==> flow/design.v <==
module DFF(D,clk,reset,Q);
	input D;  
	input clk;  
	input reset;  
	output reg Q;  
	always @(posedge clk or posedge reset) 
	begin
 		if(reset==1'b1)
  		Q <= 1'b0; 
 		else 
  		Q <= D; 
	end 
endmodule 
module partial_products (
	input [31:0]a,
	input [31:0]b,
	output reg [31:0][63:0]p_prods
);
	integer i;
	always @(a or b)
	begin
		for(i=0; i<32; i=i+1)begin
			if(b[i] == 1)begin
				p_prods[i] = a << i;
			end
			else
				p_prods[i] = 64'h00000000;
		end
	end
endmodule
module FA (
	input [63:0] x,
	input [63:0] y,
	input [63:0] z,
	output [63:0] u,
	output [63:0] v);
assign u = x^y^z;
assign v[0] = 0;
assign v[63:1] = (x&y) | (y&z) | (z&x);
endmodule
module rdcla (sum, cout, a, b, cin,clk);
	input [31:0] a, b;
	input cin,clk;
	output reg [31:0] sum;
	output reg cout;
	wire [32:0] carry0, carry1;
	wire [32:0] carry0_1, carry1_1, carry0_2, carry1_2, carry0_4, carry1_4, carry0_8, carry1_8, carry0_16, carry1_16;
	wire [32:0] carry0_1d, carry1_1d, carry0_2d, carry1_2d, carry0_4d, carry1_4d, carry0_8d, carry1_8d, carry0_16d, carry1_16d;
	wire [32:0] carry_final;
	wire [31:0] p0, p1, p2, p3, p4, p5, p6;
	assign carry0[0] = 1'b0;
	assign carry1[0] = 1'b1;
	assign p0 = a^b;
	DFF DFFP1 [31:0] (p0,clk,1'b0,p1);
	DFF DFFP2 [31:0] (p1,clk,1'b0,p2);
	DFF DFFP3 [31:0] (p2,clk,1'b0,p3);
	DFF DFFP4 [31:0] (p3,clk,1'b0,p4);
	DFF DFFP5 [31:0] (p4,clk,1'b0,p5);
	DFF DFFP6 [31:0] (p5,clk,1'b0,p6);
	assign carry_final = carry0_16 | (carry1_16 & {33{cin}});
	always @(*)
	begin
		sum = p6^carry_final[31:0];
		cout = carry_final[32];	
	end
	kpg_init init [32:1] (carry1[32:1], carry0[32:1], a[31:0], b[31:0], clk);
	assign carry1_1d[0] = carry1[0];
	assign carry0_1d[0] = carry0[0];
	assign carry1_2d[1:0] = carry1_1[1:0];
	assign carry0_2d[1:0] = carry0_1[1:0];
	assign carry1_4d[3:0] = carry1_2[3:0];
	assign carry0_4d[3:0] = carry0_2[3:0];
	assign carry1_8d[7:0] = carry1_4[7:0];
	assign carry0_8d[7:0] = carry0_4[7:0];
	assign carry1_16d[15:0] = carry1_8[15:0];
	assign carry0_16d[15:0] = carry0_8[15:0];
	kpg itr_1 [32:1] (carry1[32:1], carry0[32:1], carry1[31:0], carry0[31:0], carry1_1d[32:1], carry0_1d[32:1]);
	DFF DFF1 [32:0] (carry1_1d[32:0],clk,1'b0,carry1_1[32:0]);
	DFF DFF2 [32:0] (carry0_1d[32:0],clk,1'b0,carry0_1[32:0]);
	kpg itr_2 [32:2] (carry1_1[32:2], carry0_1[32:2], carry1_1[30:0], carry0_1[30:0], carry1_2d[32:2], carry0_2d[32:2]);
	DFF DFF3 [32:0] (carry1_2d[32:0],clk,1'b0,carry1_2[32:0]);
	DFF DFF4 [32:0] (carry0_2d[32:0],clk,1'b0,carry0_2[32:0]);
	kpg itr_4 [32:4] (carry1_2[32:4], carry0_2[32:4], carry1_2[28:0], carry0_2[28:0], carry1_4d[32:4], carry0_4d[32:4]);
	DFF DFF5 [32:0] (carry1_4d[32:0],clk,1'b0,carry1_4[32:0]);
	DFF DFF6 [32:0] (carry0_4d[32:0],clk,1'b0,carry0_4[32:0]);
	kpg itr_8 [32:8] (carry1_4[32:8], carry0_4[32:8], carry1_4[24:0], carry0_4[24:0], carry1_8d[32:8], carry0_8d[32:8]);
	DFF DFF7 [32:0] (carry1_8d[32:0],clk,1'b0,carry1_8[32:0]);
	DFF DFF8 [32:0] (carry0_8d[32:0],clk,1'b0,carry0_8[32:0]);
	kpg itr_16 [32:16] (carry1_8[32:16], carry0_8[32:16], carry1_8[16:0], carry0_8[16:0], carry1_16d[32:16], carry0_16d[32:16]);
	DFF DFF9 [32:0] (carry1_16d[32:0],clk,1'b0,carry1_16[32:0]);
	DFF DFF10 [32:0] (carry0_16d[32:0],clk,1'b0,carry0_16[32:0]);
endmodule
module kpg_init (
	output reg out1, out0,
	input a, b,clk
);
	always @(posedge clk)
	case ({a, b})
		2'b00: begin
			out0 <= 1'b0; out1 <= 1'b0;
		end
		2'b11: begin
			out0 <= 1'b1; out1 <= 1'b1;
		end
		default: begin 
			out0 <= 1'b0; out1 <= 1'b1;
		end
	endcase
endmodule
module kpg (
	input cur_bit_1, cur_bit_0, prev_bit_1, prev_bit_0,
	output reg out_bit_1, out_bit_0
);
	always @(*)
	begin
		if({cur_bit_1, cur_bit_0} == 2'b00)
			{out_bit_1, out_bit_0} = 2'b00;
		else if({cur_bit_1, cur_bit_0} == 2'b11)
			{out_bit_1, out_bit_0} = 2'b11;
		else
			{out_bit_1, out_bit_0} = {prev_bit_1, prev_bit_0};
	end
endmodule
module wallace (
	input [31:0] a,
	input [31:0] b,
	input clk,
	output [63:0] out
);
	wire [31:0][63:0]p_prods;
	integer i;
	partial_products pp (a, b, p_prods);
	wire [63:0] u_l11, v_l11, u_l12, v_l12, u_l13, v_l13, u_l14, v_l14, u_l15, v_l15, u_l16, v_l16, u_l17, v_l17, u_l18, v_l18, u_l19, v_l19, u_l110, v_l110;
	wire [63:0] u_l11d, v_l11d, u_l12d, v_l12d, u_l13d, v_l13d, u_l14d, v_l14d, u_l15d, v_l15d, u_l16d, v_l16d, u_l17d, v_l17d, u_l18d, v_l18d, u_l19d, v_l19d, u_l110d, v_l110d;
	FA l11 (p_prods[0][63:0], p_prods[1][63:0], p_prods[2][63:0], u_l11d[63:0], v_l11d[63:0]);
	FA l12 (p_prods[3][63:0], p_prods[4][63:0], p_prods[5][63:0], u_l12d[63:0], v_l12d[63:0]);
	FA l13 (p_prods[6][63:0], p_prods[7][63:0], p_prods[8][63:0], u_l13d[63:0], v_l13d[63:0]);
	FA l14 (p_prods[9][63:0], p_prods[10][63:0], p_prods[11][63:0], u_l14d[63:0], v_l14d[63:0]);
	FA l15 (p_prods[12][63:0], p_prods[13][63:0], p_prods[14][63:0], u_l15d[63:0], v_l15d[63:0]);
	FA l16 (p_prods[15][63:0], p_prods[16][63:0], p_prods[17][63:0], u_l16d[63:0], v_l16d[63:0]);
	FA l17 (p_prods[18][63:0], p_prods[19][63:0], p_prods[20][63:0], u_l17d[63:0], v_l17d[63:0]);
	FA l18 (p_prods[21][63:0], p_prods[22][63:0], p_prods[23][63:0], u_l18d[63:0], v_l18d[63:0]);
	FA l19 (p_prods[24][63:0], p_prods[25][63:0], p_prods[26][63:0], u_l19d[63:0], v_l19d[63:0]);
	FA l110 (p_prods[27][63:0], p_prods[28][63:0], p_prods[29][63:0], u_l110d[63:0], v_l110d[63:0]);
	DFF DFF_ul11 [63:0] (u_l11d[63:0],clk,1'b0,u_l11[63:0]);
	DFF DFF_ul12 [63:0] (u_l12d[63:0],clk,1'b0,u_l12[63:0]);
	DFF DFF_ul13 [63:0] (u_l13d[63:0],clk,1'b0,u_l13[63:0]);
	DFF DFF_ul14 [63:0] (u_l14d[63:0],clk,1'b0,u_l14[63:0]);
	DFF DFF_ul15 [63:0] (u_l15d[63:0],clk,1'b0,u_l15[63:0]);
	DFF DFF_ul16 [63:0] (u_l16d[63:0],clk,1'b0,u_l16[63:0]);
	DFF DFF_ul17 [63:0] (u_l17d[63:0],clk,1'b0,u_l17[63:0]);
	DFF DFF_ul18 [63:0] (u_l18d[63:0],clk,1'b0,u_l18[63:0]);
	DFF DFF_ul19 [63:0] (u_l19d[63:0],clk,1'b0,u_l19[63:0]);
	DFF DFF_ul110 [63:0] (u_l110d[63:0],clk,1'b0,u_l110[63:0]);
	DFF DFF_vl11 [63:0] (v_l11d[63:0],clk,1'b0,v_l11[63:0]);
	DFF DFF_vl12 [63:0] (v_l12d[63:0],clk,1'b0,v_l12[63:0]);
	DFF DFF_vl13 [63:0] (v_l13d[63:0],clk,1'b0,v_l13[63:0]);
	DFF DFF_vl14 [63:0] (v_l14d[63:0],clk,1'b0,v_l14[63:0]);
	DFF DFF_vl15 [63:0] (v_l15d[63:0],clk,1'b0,v_l15[63:0]);
	DFF DFF_vl16 [63:0] (v_l16d[63:0],clk,1'b0,v_l16[63:0]);
	DFF DFF_vl17 [63:0] (v_l17d[63:0],clk,1'b0,v_l17[63:0]);
	DFF DFF_vl18 [63:0] (v_l18d[63:0],clk,1'b0,v_l18[63:0]);
	DFF DFF_vl19 [63:0] (v_l19d[63:0],clk,1'b0,v_l19[63:0]);
	DFF DFF_vl110 [63:0] (v_l110d[63:0],clk,1'b0,v_l110[63:0]);
	wire [63:0] u_l21, v_l21, u_l22, v_l22, u_l23, v_l23, u_l24, v_l24, u_l25, v_l25, u_l26, v_l26, u_l27, v_l27;
	wire [63:0] u_l21d, v_l21d, u_l22d, v_l22d, u_l23d, v_l23d, u_l24d, v_l24d, u_l25d, v_l25d, u_l26d, v_l26d, u_l27d, v_l27d;
	FA l21 (u_l11[63:0], v_l11[63:0], u_l12[63:0], u_l21d[63:0], v_l21d[63:0]);
	FA l22 (v_l12[63:0], u_l13[63:0], v_l13[63:0], u_l22d[63:0], v_l22d[63:0]);
	FA l23 (u_l14[63:0], v_l14[63:0], u_l15[63:0], u_l23d[63:0], v_l23d[63:0]);
	FA l24 (v_l15[63:0], u_l16[63:0], v_l16[63:0], u_l24d[63:0], v_l24d[63:0]);
	FA l25 (u_l17[63:0], v_l17[63:0], u_l18[63:0], u_l25d[63:0], v_l25d[63:0]);
	FA l26 (v_l18[63:0], u_l19[63:0], v_l19[63:0], u_l26d[63:0], v_l26d[63:0]);
	wire [63:0] p30_1, p31_1, p31_2;
	DFF DFF_p30_1 [63:0] (p_prods[30][63:0],clk,1'b0,p30_1[63:0]);
	DFF DFF_p31_1 [63:0] (p_prods[31][63:0],clk,1'b0,p31_1[63:0]);
	DFF DFF_p31_2 [63:0] (p31_1[63:0],clk,1'b0,p31_2[63:0]);
	FA l27 (u_l110[63:0], v_l110[63:0], p30_1[63:0], u_l27d[63:0], v_l27d[63:0]);
	DFF DFF_ul21 [63:0] (u_l21d[63:0],clk,1'b0,u_l21[63:0]);
	DFF DFF_ul22 [63:0] (u_l22d[63:0],clk,1'b0,u_l22[63:0]);
	DFF DFF_ul23 [63:0] (u_l23d[63:0],clk,1'b0,u_l23[63:0]);
	DFF DFF_ul24 [63:0] (u_l24d[63:0],clk,1'b0,u_l24[63:0]);
	DFF DFF_ul25 [63:0] (u_l25d[63:0],clk,1'b0,u_l25[63:0]);
	DFF DFF_ul26 [63:0] (u_l26d[63:0],clk,1'b0,u_l26[63:0]);
	DFF DFF_ul27 [63:0] (u_l27d[63:0],clk,1'b0,u_l27[63:0]);
	DFF DFF_vl21 [63:0] (v_l21d[63:0],clk,1'b0,v_l21[63:0]);
	DFF DFF_vl22 [63:0] (v_l22d[63:0],clk,1'b0,v_l22[63:0]);
	DFF DFF_vl23 [63:0] (v_l23d[63:0],clk,1'b0,v_l23[63:0]);
	DFF DFF_vl24 [63:0] (v_l24d[63:0],clk,1'b0,v_l24[63:0]);
	DFF DFF_vl25 [63:0] (v_l25d[63:0],clk,1'b0,v_l25[63:0]);
	DFF DFF_vl26 [63:0] (v_l26d[63:0],clk,1'b0,v_l26[63:0]);
	DFF DFF_vl27 [63:0] (v_l27d[63:0],clk,1'b0,v_l27[63:0]);
	wire [63:0] u_l31, v_l31, u_l32, v_l32, u_l33, v_l33, u_l34, v_l34, u_l35, v_l35;
	wire [63:0] u_l31d, v_l31d, u_l32d, v_l32d, u_l33d, v_l33d, u_l34d, v_l34d, u_l35d, v_l35d;
	FA l31 (u_l21[63:0], v_l21[63:0], u_l22[63:0], u_l31d[63:0], v_l31d[63:0]);
	FA l32 (v_l22[63:0], u_l23[63:0], v_l23[63:0], u_l32d[63:0], v_l32d[63:0]);
	FA l33 (u_l24[63:0], v_l24[63:0], u_l25[63:0], u_l33d[63:0], v_l33d[63:0]);
	FA l34 (v_l25[63:0], u_l26[63:0], v_l26[63:0], u_l34d[63:0], v_l34d[63:0]);
	FA l35 (u_l27[63:0], v_l27[63:0], p31_2[63:0], u_l35d[63:0], v_l35d[63:0]);
	DFF DFF_ul31 [63:0] (u_l31d[63:0],clk,1'b0,u_l31[63:0]);
	DFF DFF_ul32 [63:0] (u_l32d[63:0],clk,1'b0,u_l32[63:0]);
	DFF DFF_ul33 [63:0] (u_l33d[63:0],clk,1'b0,u_l33[63:0]);
	DFF DFF_ul34 [63:0] (u_l34d[63:0],clk,1'b0,u_l34[63:0]);
	DFF DFF_ul35 [63:0] (u_l35d[63:0],clk,1'b0,u_l35[63:0]);
	DFF DFF_vl31 [63:0] (v_l31d[63:0],clk,1'b0,v_l31[63:0]);
	DFF DFF_vl32 [63:0] (v_l32d[63:0],clk,1'b0,v_l32[63:0]);
	DFF DFF_vl33 [63:0] (v_l33d[63:0],clk,1'b0,v_l33[63:0]);
	DFF DFF_vl34 [63:0] (v_l34d[63:0],clk,1'b0,v_l34[63:0]);
	DFF DFF_vl35 [63:0] (v_l35d[63:0],clk,1'b0,v_l35[63:0]);
	wire [63:0] u_l41, v_l41, u_l42, v_l42, u_l43, v_l43;
	wire [63:0] u_l41d, v_l41d, u_l42d, v_l42d, u_l43d, v_l43d;
	FA l41 (u_l31[63:0], v_l31[63:0], u_l32[63:0], u_l41d[63:0], v_l41d[63:0]);
	FA l42 (v_l32[63:0], u_l33[63:0], v_l33[63:0], u_l42d[63:0], v_l42d[63:0]);
	FA l43 (u_l34[63:0], v_l34[63:0], u_l35[63:0], u_l43d[63:0], v_l43d[63:0]);
	DFF DFF_ul41 [63:0] (u_l41d[63:0],clk,1'b0,u_l41[63:0]);
	DFF DFF_ul42 [63:0] (u_l42d[63:0],clk,1'b0,u_l42[63:0]);
	DFF DFF_ul43 [63:0] (u_l43d[63:0],clk,1'b0,u_l43[63:0]);
	DFF DFF_vl41 [63:0] (v_l41d[63:0],clk,1'b0,v_l41[63:0]);
	DFF DFF_vl42 [63:0] (v_l42d[63:0],clk,1'b0,v_l42[63:0]);
	DFF DFF_vl43 [63:0] (v_l43d[63:0],clk,1'b0,v_l43[63:0]);
	wire [63:0] u_l51, v_l51, u_l52, v_l52;
	wire [63:0] u_l51d, v_l51d, u_l52d, v_l52d;
	FA l51 (u_l41[63:0], v_l41[63:0], u_l42[63:0], u_l51d[63:0], v_l51d[63:0]);
	FA l52 (v_l42[63:0], u_l43[63:0], v_l43[63:0], u_l52d[63:0], v_l52d[63:0]);
	DFF DFF_ul51 [63:0] (u_l51d[63:0],clk,1'b0,u_l51[63:0]);
	DFF DFF_ul52 [63:0] (u_l52d[63:0],clk,1'b0,u_l52[63:0]);
	DFF DFF_vl51 [63:0] (v_l51d[63:0],clk,1'b0,v_l51[63:0]);
	DFF DFF_vl52 [63:0] (v_l52d[63:0],clk,1'b0,v_l52[63:0]);
	wire [63:0] u_l61, v_l61;
	wire [63:0] u_l61d, v_l61d;
	FA l61 (u_l51[63:0], v_l51[63:0], u_l52[63:0], u_l61d[63:0], v_l61d[63:0]);
	DFF DFF_ul61 [63:0] (u_l61d[63:0],clk,1'b0,u_l61[63:0]);
	DFF DFF_vl61 [63:0] (v_l61d[63:0],clk,1'b0,v_l61[63:0]);
	wire [63:0] u_l71, v_l71;
	wire [63:0] u_l71d, v_l71d;
	wire [63:0] v_l52_6;
	DFF DFF_vl52_6 [63:0] (v_l52[63:0],clk,1'b0,v_l52_6[63:0]);
	FA l71 (u_l61[63:0], v_l61[63:0], v_l52_6[63:0], u_l71d[63:0], v_l71d[63:0]);
	DFF DFF_ul71 [63:0] (u_l71d[63:0],clk,1'b0,u_l71[63:0]);
	DFF DFF_vl71 [63:0] (v_l71d[63:0],clk,1'b0,v_l71[63:0]);
	wire [63:0] u_l81, v_l81;
	wire [63:0] u_l81d, v_l81d;
	wire [63:0] v_l35_4, v_l35_5, v_l35_6, v_l35_7;
	DFF DFF_vl35_4 [63:0] (v_l35[63:0],clk,1'b0,v_l35_4[63:0]);
	DFF DFF_vl35_5 [63:0] (v_l35_4[63:0],clk,1'b0,v_l35_5[63:0]);
	DFF DFF_vl35_6 [63:0] (v_l35_5[63:0],clk,1'b0,v_l35_6[63:0]);
	DFF DFF_vl35_7 [63:0] (v_l35_6[63:0],clk,1'b0,v_l35_7[63:0]);
	FA l81 (u_l71[63:0], v_l71[63:0], v_l35_7[63:0], u_l81d[63:0], v_l81d[63:0]);
	DFF DFF_ul81 [63:0] (u_l81d[63:0],clk,1'b0,u_l81[63:0]);
	DFF DFF_vl81 [63:0] (v_l81d[63:0],clk,1'b0,v_l81[63:0]);
	wire c,cd;
	rdcla l91 (out[31:0], cd, u_l81[31:0], v_l81[31:0], 1'b0, clk);
	rdcla l92 (out[63:32], , u_l81[63:32], v_l81[63:32], cd, clk);
endmodule
module adder_8bit (a,b,cin,sum);
	input [7:0] a,b;
	input cin;
	output [7:0] sum;
	wire [7:0] partial_sum;
	wire [8:0] carry, p, carry_1, p_1, carry_2, p_2, carry_4, p_4;
	assign carry[0] = cin;
	assign p[0] = 0;
	kpg_initial initializing_kpg [8:1] (a[7:0], b[7:0], p[8:1], carry[8:1]);
	assign p_1[0] = cin;
	assign carry_1[0] = cin;
	assign p_2[1:0] = p_1[1:0];
	assign carry_2[1:0] = carry_1[1:0];
	assign p_4[3:0] = p_2[3:0];
	assign carry_4[3:0] = carry_2[3:0];
	kpg_ iteration_1 [8:1] (p[8:1], carry[8:1], p[7:0], carry[7:0], p_1[8:1], carry_1[8:1]);
	kpg_ iteration_2 [8:2] (p_1[8:2], carry_1[8:2], p_1[6:0], carry_1[6:0], p_2[8:2], carry_2[8:2]);
	kpg_ iteration_4 [8:4] (p_2[8:4], carry_2[8:4], p_2[4:0], carry_2[4:0], p_4[8:4], carry_4[8:4]);
	assign partial_sum = a^b;
	assign sum[7:0] = partial_sum[7:0]^carry_4[7:0];
endmodule
module kpg_initial (
	input a, b,
	output reg p, carry
);
	always @*
	case ({a, b})
		2'b00: begin
			p = 1'b0; carry = 1'b0;
		end
		2'b11: begin
			p = 1'b0; carry = 1'b1;
		end
		default: begin 
			p = 1'b1; carry = 1'b0;
		end
	endcase
endmodule
module kpg_ (
	input current_p, current_carry, from_p, from_carry,
	output reg final_p, final_carry
);
	always @(*)
	begin
		if({current_p, current_carry} == 2'b00)
			{final_p, final_carry} = 2'b00;
		else if({current_p, current_carry} == 2'b01)
			{final_p, final_carry} = 2'b01;
		else
			{final_p, final_carry} = {from_p, from_carry};
	end
endmodule
module fp_multiplier(input [31:0] a,input [31:0] b,output [31:0]out,input clk,
	input rst,input in_valid,output out_valid);
	wire S3,overflow;
	wire [47:0] productd,wallace_out,product;
	wire [7:0] exponent1,exponent2;
	wire [15:0] trim;
	wire [22:0] prod;
	wire [31:0] out1,out2,out3,out1d,out2d,out3d,outd;
	wire [31:0] a15,b15,a16,b16,a17,b17,a18,b18;
	sideband side(clk,a,b,a15,b15,a16,b16,a17,b17,a18,b18);
	reg [18:0] valid;
	always @(posedge clk)
	begin
		if(rst)
			valid <= 19'b0;
		else
			valid <= {valid[17:0],in_valid};
	end
	assign out_valid = valid[18];
	xor (S3,a15[31],b15[31]);
	wallace w1({8'b0,1'b1,a[22:0]},{8'b0,1'b1,b[22:0]},clk,{trim,productd});
	DFF DFF1[47:0] (productd[47:0],clk,1'b0,product[47:0]);
	assign overflow=product[47];
	assign wallace_out=product;
	adder_8bit adder1(a15[30:23],b15[30:23],overflow,exponent1);
	adder_8bit subtract_127(exponent1,8'b10000000,1'b1,exponent2);
	shifter_1bit shift [22:0] (prod[22:0],overflow, wallace_out[45:23], wallace_out[46:24]);
	assign out1d={S3,exponent2,prod};
	DFF DFF3 [31:0] (out1d,clk,1'b0,out1);
	check_zero check1(out2d,a16,b16,out1);  
	DFF DFF4 [31:0] (out2d,clk,1'b0,out2);
	check_inf check2(out3d,a17,b17,out2);  
	DFF DFF5 [31:0] (out3d,clk,1'b0,out3);
	check_nan check3(outd,a18,b18,out3);  
	DFF DFF6 [31:0] (outd,clk,1'b0,out);
endmodule
module sideband(input clk,input [31:0] a,input [31:0] b,
	output [31:0] a15,output [31:0] b15,output [31:0] a16,output [31:0] b16,
	output [31:0] a17,output [31:0] b17,output [31:0] a18,output [31:0] b18);
	reg [9*18-1:0] da, db;
	always @(posedge clk)
	begin
		da <= {da[9*17-1:0],a[31:23]};
		db <= {db[9*17-1:0],b[31:23]};
	end
	assign a15 = {da[9*15-1 -: 9],23'b0};
	assign b15 = {db[9*15-1 -: 9],23'b0};
	assign a16 = {da[9*16-1 -: 9],23'b0};
	assign b16 = {db[9*16-1 -: 9],23'b0};
	assign a17 = {da[9*17-1 -: 9],23'b0};
	assign b17 = {db[9*17-1 -: 9],23'b0};
	assign a18 = {da[9*18-1 -: 9],23'b0};
	assign b18 = {db[9*18-1 -: 9],23'b0};
endmodule
module shifter_1bit(output prod,input overflow,input out1,input out2);
	assign prod = (!overflow & out1) | (overflow & out2);
endmodule
module check_zero(output [31:0] out,input [31:0] a,	input [31:0] b,	input [31:0] prod);
	wire is_zero = ((|a[30:23]) & (|b[30:23]));		 
	assign out = (prod & {32{is_zero}}) | (32'b0_00000000_00000000000000000000000 & {32{!is_zero}});
endmodule
module check_inf(output [31:0] out,input [31:0] a,	input [31:0] b,input [31:0] prod);
	wire is_inf = ((&a[30:23]) | (&b[30:23]));		 
	assign out = (prod & {32{!is_inf}}) | ({a[31] ^ b[31], 31'b11111111_00000000000000000000000} & {32{is_inf}});
endmodule
module check_nan(output [31:0] out,input [31:0] a,	input [31:0] b,	input [31:0] prod);
	wire is_nan = ((&a[30:23]) & !(|b[30:23])) || (!(|a[30:23]) & (&b[30:23]));		 
	assign out = (prod & {32{!is_nan}}) | ({32'b0_11111111_11111111111111111111111} & {32{is_nan}});
endmodule
Hand-over note for fp_multiplier

## Tool chain data of fp_multiplier

Module fp_multiplier before and after one edit of its RTL, step after step.
"unedited" refers to lines of the RTL above, "edited" to lines of the edited file.
"change": "edited" minus "unedited" as printed here.
Operators carry their Yosys type and port widths (W data, S select, Z words).
Cell names lack the library's common part.
Not given: --

- Design top: fp_multiplier
- Clock port: clk
- Standard-cell library: sky130hd
- Timing corner: tt_025C_1v80

## Edit of the RTL

The edit as a unified diff against the file above.
This change comes from a script, not from a designer; no optimisation was intended.

```diff
@@ -371,4 +371,4 @@
 module check_nan(output [31:0] out,input [31:0] a,	input [31:0] b,	input [31:0] prod);
 	wire is_nan = ((&a[30:23]) & !(|b[30:23])) || (!(|a[30:23]) & (&b[30:23]));		 
-	assign out = (prod & {32{!is_nan}}) | ({32'b0_11111111_11111111111111111111111} & {32{is_nan}});
-endmodule
+	assign out = (prod & {32{!is_nan}}) ^ ({32'b0_11111111_11111111111111111111111} & {32{is_nan}});
+endmodule
```

## Word level

Source: Yosys, flattened and elaborated, memories not mapped. Widths are those after wreduce. Registers that Yosys merges into a memory's read port (data or address) are not register bits. Print and check cells do not count. Equal cells are merged and count once.

Word-level totals:

| element | unedited | edited | change |
|---|---|---|---|
| register bits after elaboration | 4,594 | 4,594 | 0 |
| output and inout port bits | 33 | 33 | 0 |
| word-level cells | 5,438 | 5,438 | 0 |
| input bits | 67 | 67 | 0 |

Operators by class:

| element | unedited | edited | change |
|---|---|---|---|
| bitwise operators | 251 | 251 | 0 |
| reductions and logical operators | 299 | 299 | 0 |
| eq/ne operators | 252 | 252 | 0 |
| multiplexer cells | 380 | 380 | 0 |

Operator list:

| operator | unedited | edited | change |
|---|---|---|---|
| $or A32 B31 Y32 | 1 | 0 | -1 |
| $xor A32 B31 Y32 | 0 | 1 | +1 |
| $logic_not A2 Y1 | 278 | 278 | 0 |
| $eq A2 B2 Y1 const B | 235 | 235 | 0 |
| $mux W1 | 188 | 188 | 0 |
| $mux W2 | 169 | 169 | 0 |
| $and A1 B1 Y1 | 49 | 49 | 0 |
| $and A63 B63 Y63 | 45 | 45 | 0 |
| $or A63 B63 Y63 | 44 | 44 | 0 |
| $xor A64 B64 Y64 | 38 | 38 | 0 |
| $or A1 B1 Y1 | 24 | 24 | 0 |
| $eq A2 B1 Y1 const B | 17 | 17 | 0 |
| $reduce_or A2 Y1 | 7 | 7 | 0 |
| $logic_not A1 Y1 | 5 | 5 | 0 |
| $and A32 B32 Y32 | 4 | 4 | 0 |
| $reduce_and A8 Y1 | 4 | 4 | 0 |
| $reduce_or A8 Y1 | 4 | 4 | 0 |
| $xor A32 B32 Y32 | 3 | 3 | 0 |
| $xor A8 B8 Y8 | 3 | 3 | 0 |
| $xor A1 B1 Y1 | 2 | 2 | 0 |
| $and A16 B16 Y16 | 1 | 1 | 0 |
| $and A24 B25 Y25 | 1 | 1 | 0 |
| $and A25 B26 Y26 | 1 | 1 | 0 |
| $and A26 B24 Y26 | 1 | 1 | 0 |
| $and A27 B28 Y28 | 1 | 1 | 0 |
| $and A28 B29 Y29 | 1 | 1 | 0 |
| $and A29 B27 Y29 | 1 | 1 | 0 |
| $and A30 B31 Y31 | 1 | 1 | 0 |

The list need not be complete.

## Longest topological paths

Longest topological path by Yosys (ltp), each cell counted once; first at word level (registers and memories cut), then after technology mapping (sequential cells cut; the memories' decode and read muxes count).

Depth:

| element | unedited | edited | change |
|---|---|---|---|
| word-level depth | 22 | 22 | 0 |
| ABC_AREA | 0 | 0 | -- |
| gate-level depth with buffers | 10 | 10 | 0 |
| gate-level depth less buffers | 9 | 9 | 0 |

## Synthesis result

Source: synth_stat.txt of the flow (Yosys; design flattened, memories mapped). It holds for the ABC_AREA given above (unset counts as 0); a run with the other value may have another netlist.

Mapped netlist:

| element | unedited | edited | change |
|---|---|---|---|
| mapped area (um2) | 73,167.7 | 73,167.7 | 0.0 |
| buffers | 139 | 139 | 0 |
| flip-flop cells | 2,560 | 2,560 | 0 |
| sequential area (um2) | 51,249.2 | 51,249.2 | 0.0 |
| cells in the netlist | 4,627 | 4,627 | 0 |

Cell types:

| cell type | unedited | edited | change |
|---|---|---|---|
| dfxtp_1 | 2,560 | 2,560 | 0 |
| and2_1 | 626 | 626 | 0 |
| fa_1 | 488 | 488 | 0 |
| ha_1 | 249 | 249 | 0 |
| maj3_1 | 248 | 248 | 0 |
| clkbuf_1 | 104 | 104 | 0 |
| inv_1 | 91 | 91 | 0 |
| buf_4 | 32 | 32 | 0 |
| nand2b_1 | 32 | 32 | 0 |
| mux2_2 | 26 | 26 | 0 |
| xnor2_1 | 25 | 25 | 0 |
| nor2b_1 | 20 | 20 | 0 |
| a21oi_1 | 19 | 19 | 0 |
| xor2_1 | 19 | 19 | 0 |
| or2_2 | 18 | 18 | 0 |
| nor2_1 | 9 | 9 | 0 |
| or3_1 | 8 | 8 | 0 |
| nand2_1 | 7 | 7 | 0 |

The list need not be complete.
The figures by module come from a second, unflattened synthesis with its own total; it is not the netlist above.

Unflattened totals:

| element | unedited | edited | change |
|---|---|---|---|
| cells (unflattened synthesis) | 17,198 | 17,198 | 0 |
| area total of the unflattened synthesis (um2) | 237,123.7 | 237,123.7 | 0.0 |

Each row is one instance without its submodules.

Modules, unedited:

| module | sequential area (um2) | cells | area (um2) | instances |
|---|---|---|---|---|
| DFF | 25.0 | 2 | 28.8 | 5,549 |
| FA | 0.0 | 66 | 1,296.2 | 30 |
| (name not given) | 0.0 | 2,241 | 15,134.5 | 1 |
| sideband | 6,486.2 | 581 | 8,411.8 | 1 |
| kpg | 0.0 | 2 | 22.5 | 268 |
| kpg_init | 40.0 | 4 | 53.8 | 64 |
| rdcla | 0.0 | 103 | 999.7 | 2 |
| kpg_ | 0.0 | 2 | 22.5 | 34 |
| check_nan | 0.0 | 48 | 563.0 | 1 |
| fp_multiplier | 380.4 | 42 | 533.0 | 1 |
| check_zero | 0.0 | 44 | 425.4 | 1 |
| adder_8bit | 0.0 | 9 | 193.9 | 2 |
| shifter_1bit | 0.0 | 1 | 15.0 | 23 |
| check_inf | 0.0 | 42 | 325.3 | 1 |

unedited: Further modules, not shown: 2.

Modules, edited:

| module | sequential area (um2) | cells | area (um2) | instances |
|---|---|---|---|---|
| DFF | 25.0 | 2 | 28.8 | 5,549 |
| FA | 0.0 | 66 | 1,296.2 | 30 |
| (name not given) | 0.0 | 2,241 | 15,134.5 | 1 |
| sideband | 6,486.2 | 581 | 8,411.8 | 1 |
| kpg | 0.0 | 2 | 22.5 | 268 |
| kpg_init | 40.0 | 4 | 53.8 | 64 |
| rdcla | 0.0 | 103 | 999.7 | 2 |
| kpg_ | 0.0 | 2 | 22.5 | 34 |
| check_nan | 0.0 | 48 | 563.0 | 1 |
| fp_multiplier | 380.4 | 42 | 533.0 | 1 |
| check_zero | 0.0 | 44 | 425.4 | 1 |
| adder_8bit | 0.0 | 9 | 193.9 | 2 |
| shifter_1bit | 0.0 | 1 | 15.0 | 23 |
| check_inf | 0.0 | 42 | 325.3 | 1 |

edited: Further modules, not shown: 2.

## Worst setup path after synthesis

OpenSTA on the mapped netlist: ideal clock, no wires. The path of least setup slack (recovery checks aside). Input and output delay are each 20% of the period. Register names are those of the netlist, which keeps one name where synthesis merged equal registers.

Timing after synthesis:

| element | unedited | edited | change |
|---|---|---|---|
| kind | flip-flop to flip-flop | flip-flop to flip-flop | -- |
| from | register side.da[127] | register side.da[127] | -- |
| to | register DFF3[30].Q | register DFF3[30].Q | -- |
| setup slack (ps) | 153 | 153 | 0 |
| required time (ps) | 2,380 | 2,380 | 0 |
| buffers on the path | 0 | 0 | 0 |
| time at the first pin (ps) | 0 | 0 | 0 |
| delay of the path (ps) | 2,347 | 2,347 | 0 |
| period (ps) | 2,500 | 2,500 | 0 |
| driving pins on the path | 10 | 10 | 0 |
| setup time (ps) | 120 | 120 | 0 |
| arrival time (ps) | 2,227 | 2,227 | 0 |
| period reached after synthesis (ps) | 2,347 | 2,347 | 0 |

"delay of the path" = arrival - input delay + setup time.
"driving pins on the path" counts driving pins, that of a launching flip-flop among them; a cell with two outputs on the path counts twice.
"period reached after synthesis" = period - worst setup slack (recovery checks aside). The figure is calculated, with input and output delays left at 20% of the set period.

On the way, after synthesis, unedited:
- Cell sequence: dfxtp_1 > inv_1 > ha_1 > nor3b_1 > mux2_2 > xnor2_1 > nand3_1 > or3_4 > nor3_2 > xnor2_1

Ends and longest elaborated chain, after synthesis, unedited:

| element | line | text |
|---|---|---|
| start: declaration | 345 | `reg [9*18-1:0] da, db;` |
| start: assignment | 348 | `da <= {da[9*17-1:0],a[31:23]};` |
| end: assignment | 9 | `Q <= 1'b0;` |
| end: assignment | 11 | `Q <= D;` |
| end: declaration | 5 | `output reg Q;` |

unedited: No chain of elaborated cells between the ends is given.

On the way, after synthesis, edited:
- Cell sequence: dfxtp_1 > inv_1 > ha_1 > nor3b_1 > mux2_2 > xnor2_1 > nand3_1 > or3_4 > nor3_2 > xnor2_1

Ends and longest elaborated chain, after synthesis, edited:

| element | line | text |
|---|---|---|
| start: declaration | 345 | `reg [9*18-1:0] da, db;` |
| start: assignment | 348 | `da <= {da[9*17-1:0],a[31:23]};` |
| end: assignment | 9 | `Q <= 1'b0;` |
| end: assignment | 11 | `Q <= D;` |
| end: declaration | 5 | `output reg Q;` |

edited: No chain of elaborated cells between the ends is given.

## Path in the finished layout

Path of least setup slack in the final report of the runs of pair 1 (OpenROAD, finished layout, wires in). Where an end is a register, its clock arrival counts in the times.
The report prints the path's times to 10 ps; the period is as set.

Timing after layout:

| element | unedited | edited | change |
|---|---|---|---|
| kind | flip-flop to flip-flop | flip-flop to flip-flop | -- |
| from | register side.da[127] | register side.da[127] | -- |
| to | register DFF3[28].Q | register DFF3[28].Q | -- |
| buffers on the path | 3 | 1 | -2 |
| arrival time (ps) | 3,130 | 3,070 | -60 |
| driving pins on the path | 11 | 10 | -1 |
| period (ps) | 2,500 | 2,500 | 0 |
| time at the first pin (ps) | 830 | 850 | +20 |
| setup time (ps) | 120 | 100 | -20 |
| required time (ps) | 3,210 | 3,250 | +40 |
| setup slack (ps) | 80 | 170 | +90 |

On the way, after layout, unedited:
- Cell sequence: dfxtp_1 > buf_4 > ha_1 > nor3b_2 > buf_4 > mux2_2 > xnor2_2 > nand3_2 > or3_4 > buf_4 > xor2_1

Ends and longest elaborated chain, after layout, unedited:

| element | line | text |
|---|---|---|
| start: declaration | 345 | `reg [9*18-1:0] da, db;` |
| start: assignment | 348 | `da <= {da[9*17-1:0],a[31:23]};` |
| end: assignment | 9 | `Q <= 1'b0;` |
| end: assignment | 11 | `Q <= D;` |
| end: declaration | 5 | `output reg Q;` |

unedited: No chain of elaborated cells between the ends is given.

On the way, after layout, edited:
- Cell sequence: dfxtp_1 > inv_1 > ha_1 > nor3b_2 > mux2_2 > xnor2_2 > nand3_1 > or3_4 > buf_4 > xor2_1

Ends and longest elaborated chain, after layout, edited:

| element | line | text |
|---|---|---|
| start: declaration | 345 | `reg [9*18-1:0] da, db;` |
| start: assignment | 348 | `da <= {da[9*17-1:0],a[31:23]};` |
| end: assignment | 9 | `Q <= 1'b0;` |
| end: assignment | 11 | `Q <= D;` |
| end: declaration | 5 | `output reg Q;` |

edited: No chain of elaborated cells between the ends is given.

## Measured runs

Runs of the flow (Yosys, OpenROAD) on both versions; the two runs of a pair have the same settings. The constraints put input and output delay at 20% of the set period each and load the outputs with 0.01 pF.

Settings, pair 1:
- CORE_UTILIZATION: 40
- period_ns: 2.5
- CAP_MARGIN: 20
- CORE_MARGIN: 2
- SLEW_MARGIN: 20

Final reports, pair 1:

| element | unedited | edited | change |
|---|---|---|---|
| final worst hold slack (ps) | 101 | 94 | -7 |
| total negative slack (ps) | 0 | 0 | 0 |
| synthesized cell area (um2) | 73,167.7 | 73,167.7 | 0.0 |
| setup slack of the critical path (ps) | 84 | 174 | +90 |
| die outline area (um2) | 186,356.0 | 186,356.0 | 0.0 |
| overall power (uW) | 103,990 | 102,732 | -1,258 |
| utilization of the finished layout | 0.473 | 0.471 | -0.002 |
| standard-cell area of the final layout (um2) | 85,698.4 | 85,410.7 | -287.7 |

Settings, pair 2:
- ABC_AREA: 0
- CELL_PAD_IN_SITES_DETAIL_PLACEMENT: 2
- CORE_MARGIN: 3
- CORE_UTILIZATION: 33
- GPL_TIMING_DRIVEN: 0
- MAX_ROUTING_LAYER: met5
- MIN_ROUTING_LAYER: met2
- SETUP_SLACK_MARGIN: 0.07
- TNS_END_PERCENT: 75
- period_ns: 1.51
- CAP_MARGIN: 20
- SLEW_MARGIN: 20

Final reports, pair 2:

| element | unedited | edited | change |
|---|---|---|---|
| final worst hold slack (ps) | 57 | 31 | -26 |
| total negative slack (ps) | -12,126 | -15,254 | -3,128 |
| synthesized cell area (um2) | 73,167.7 | 73,167.7 | 0.0 |
| setup slack of the critical path (ps) | -863 | -1,512 | -649 |
| die outline area (um2) | 227,405.0 | 227,405.0 | 0.0 |
| overall power (uW) | 195,765 | 197,792 | +2,027 |
| utilization of the finished layout | 0.401 | 0.402 | +0.001 |
| standard-cell area of the final layout (um2) | 88,324.7 | 88,564.9 | +240.2 |

"overall power" is the tool's figure for a default switching activity; nothing was simulated.

End of note.
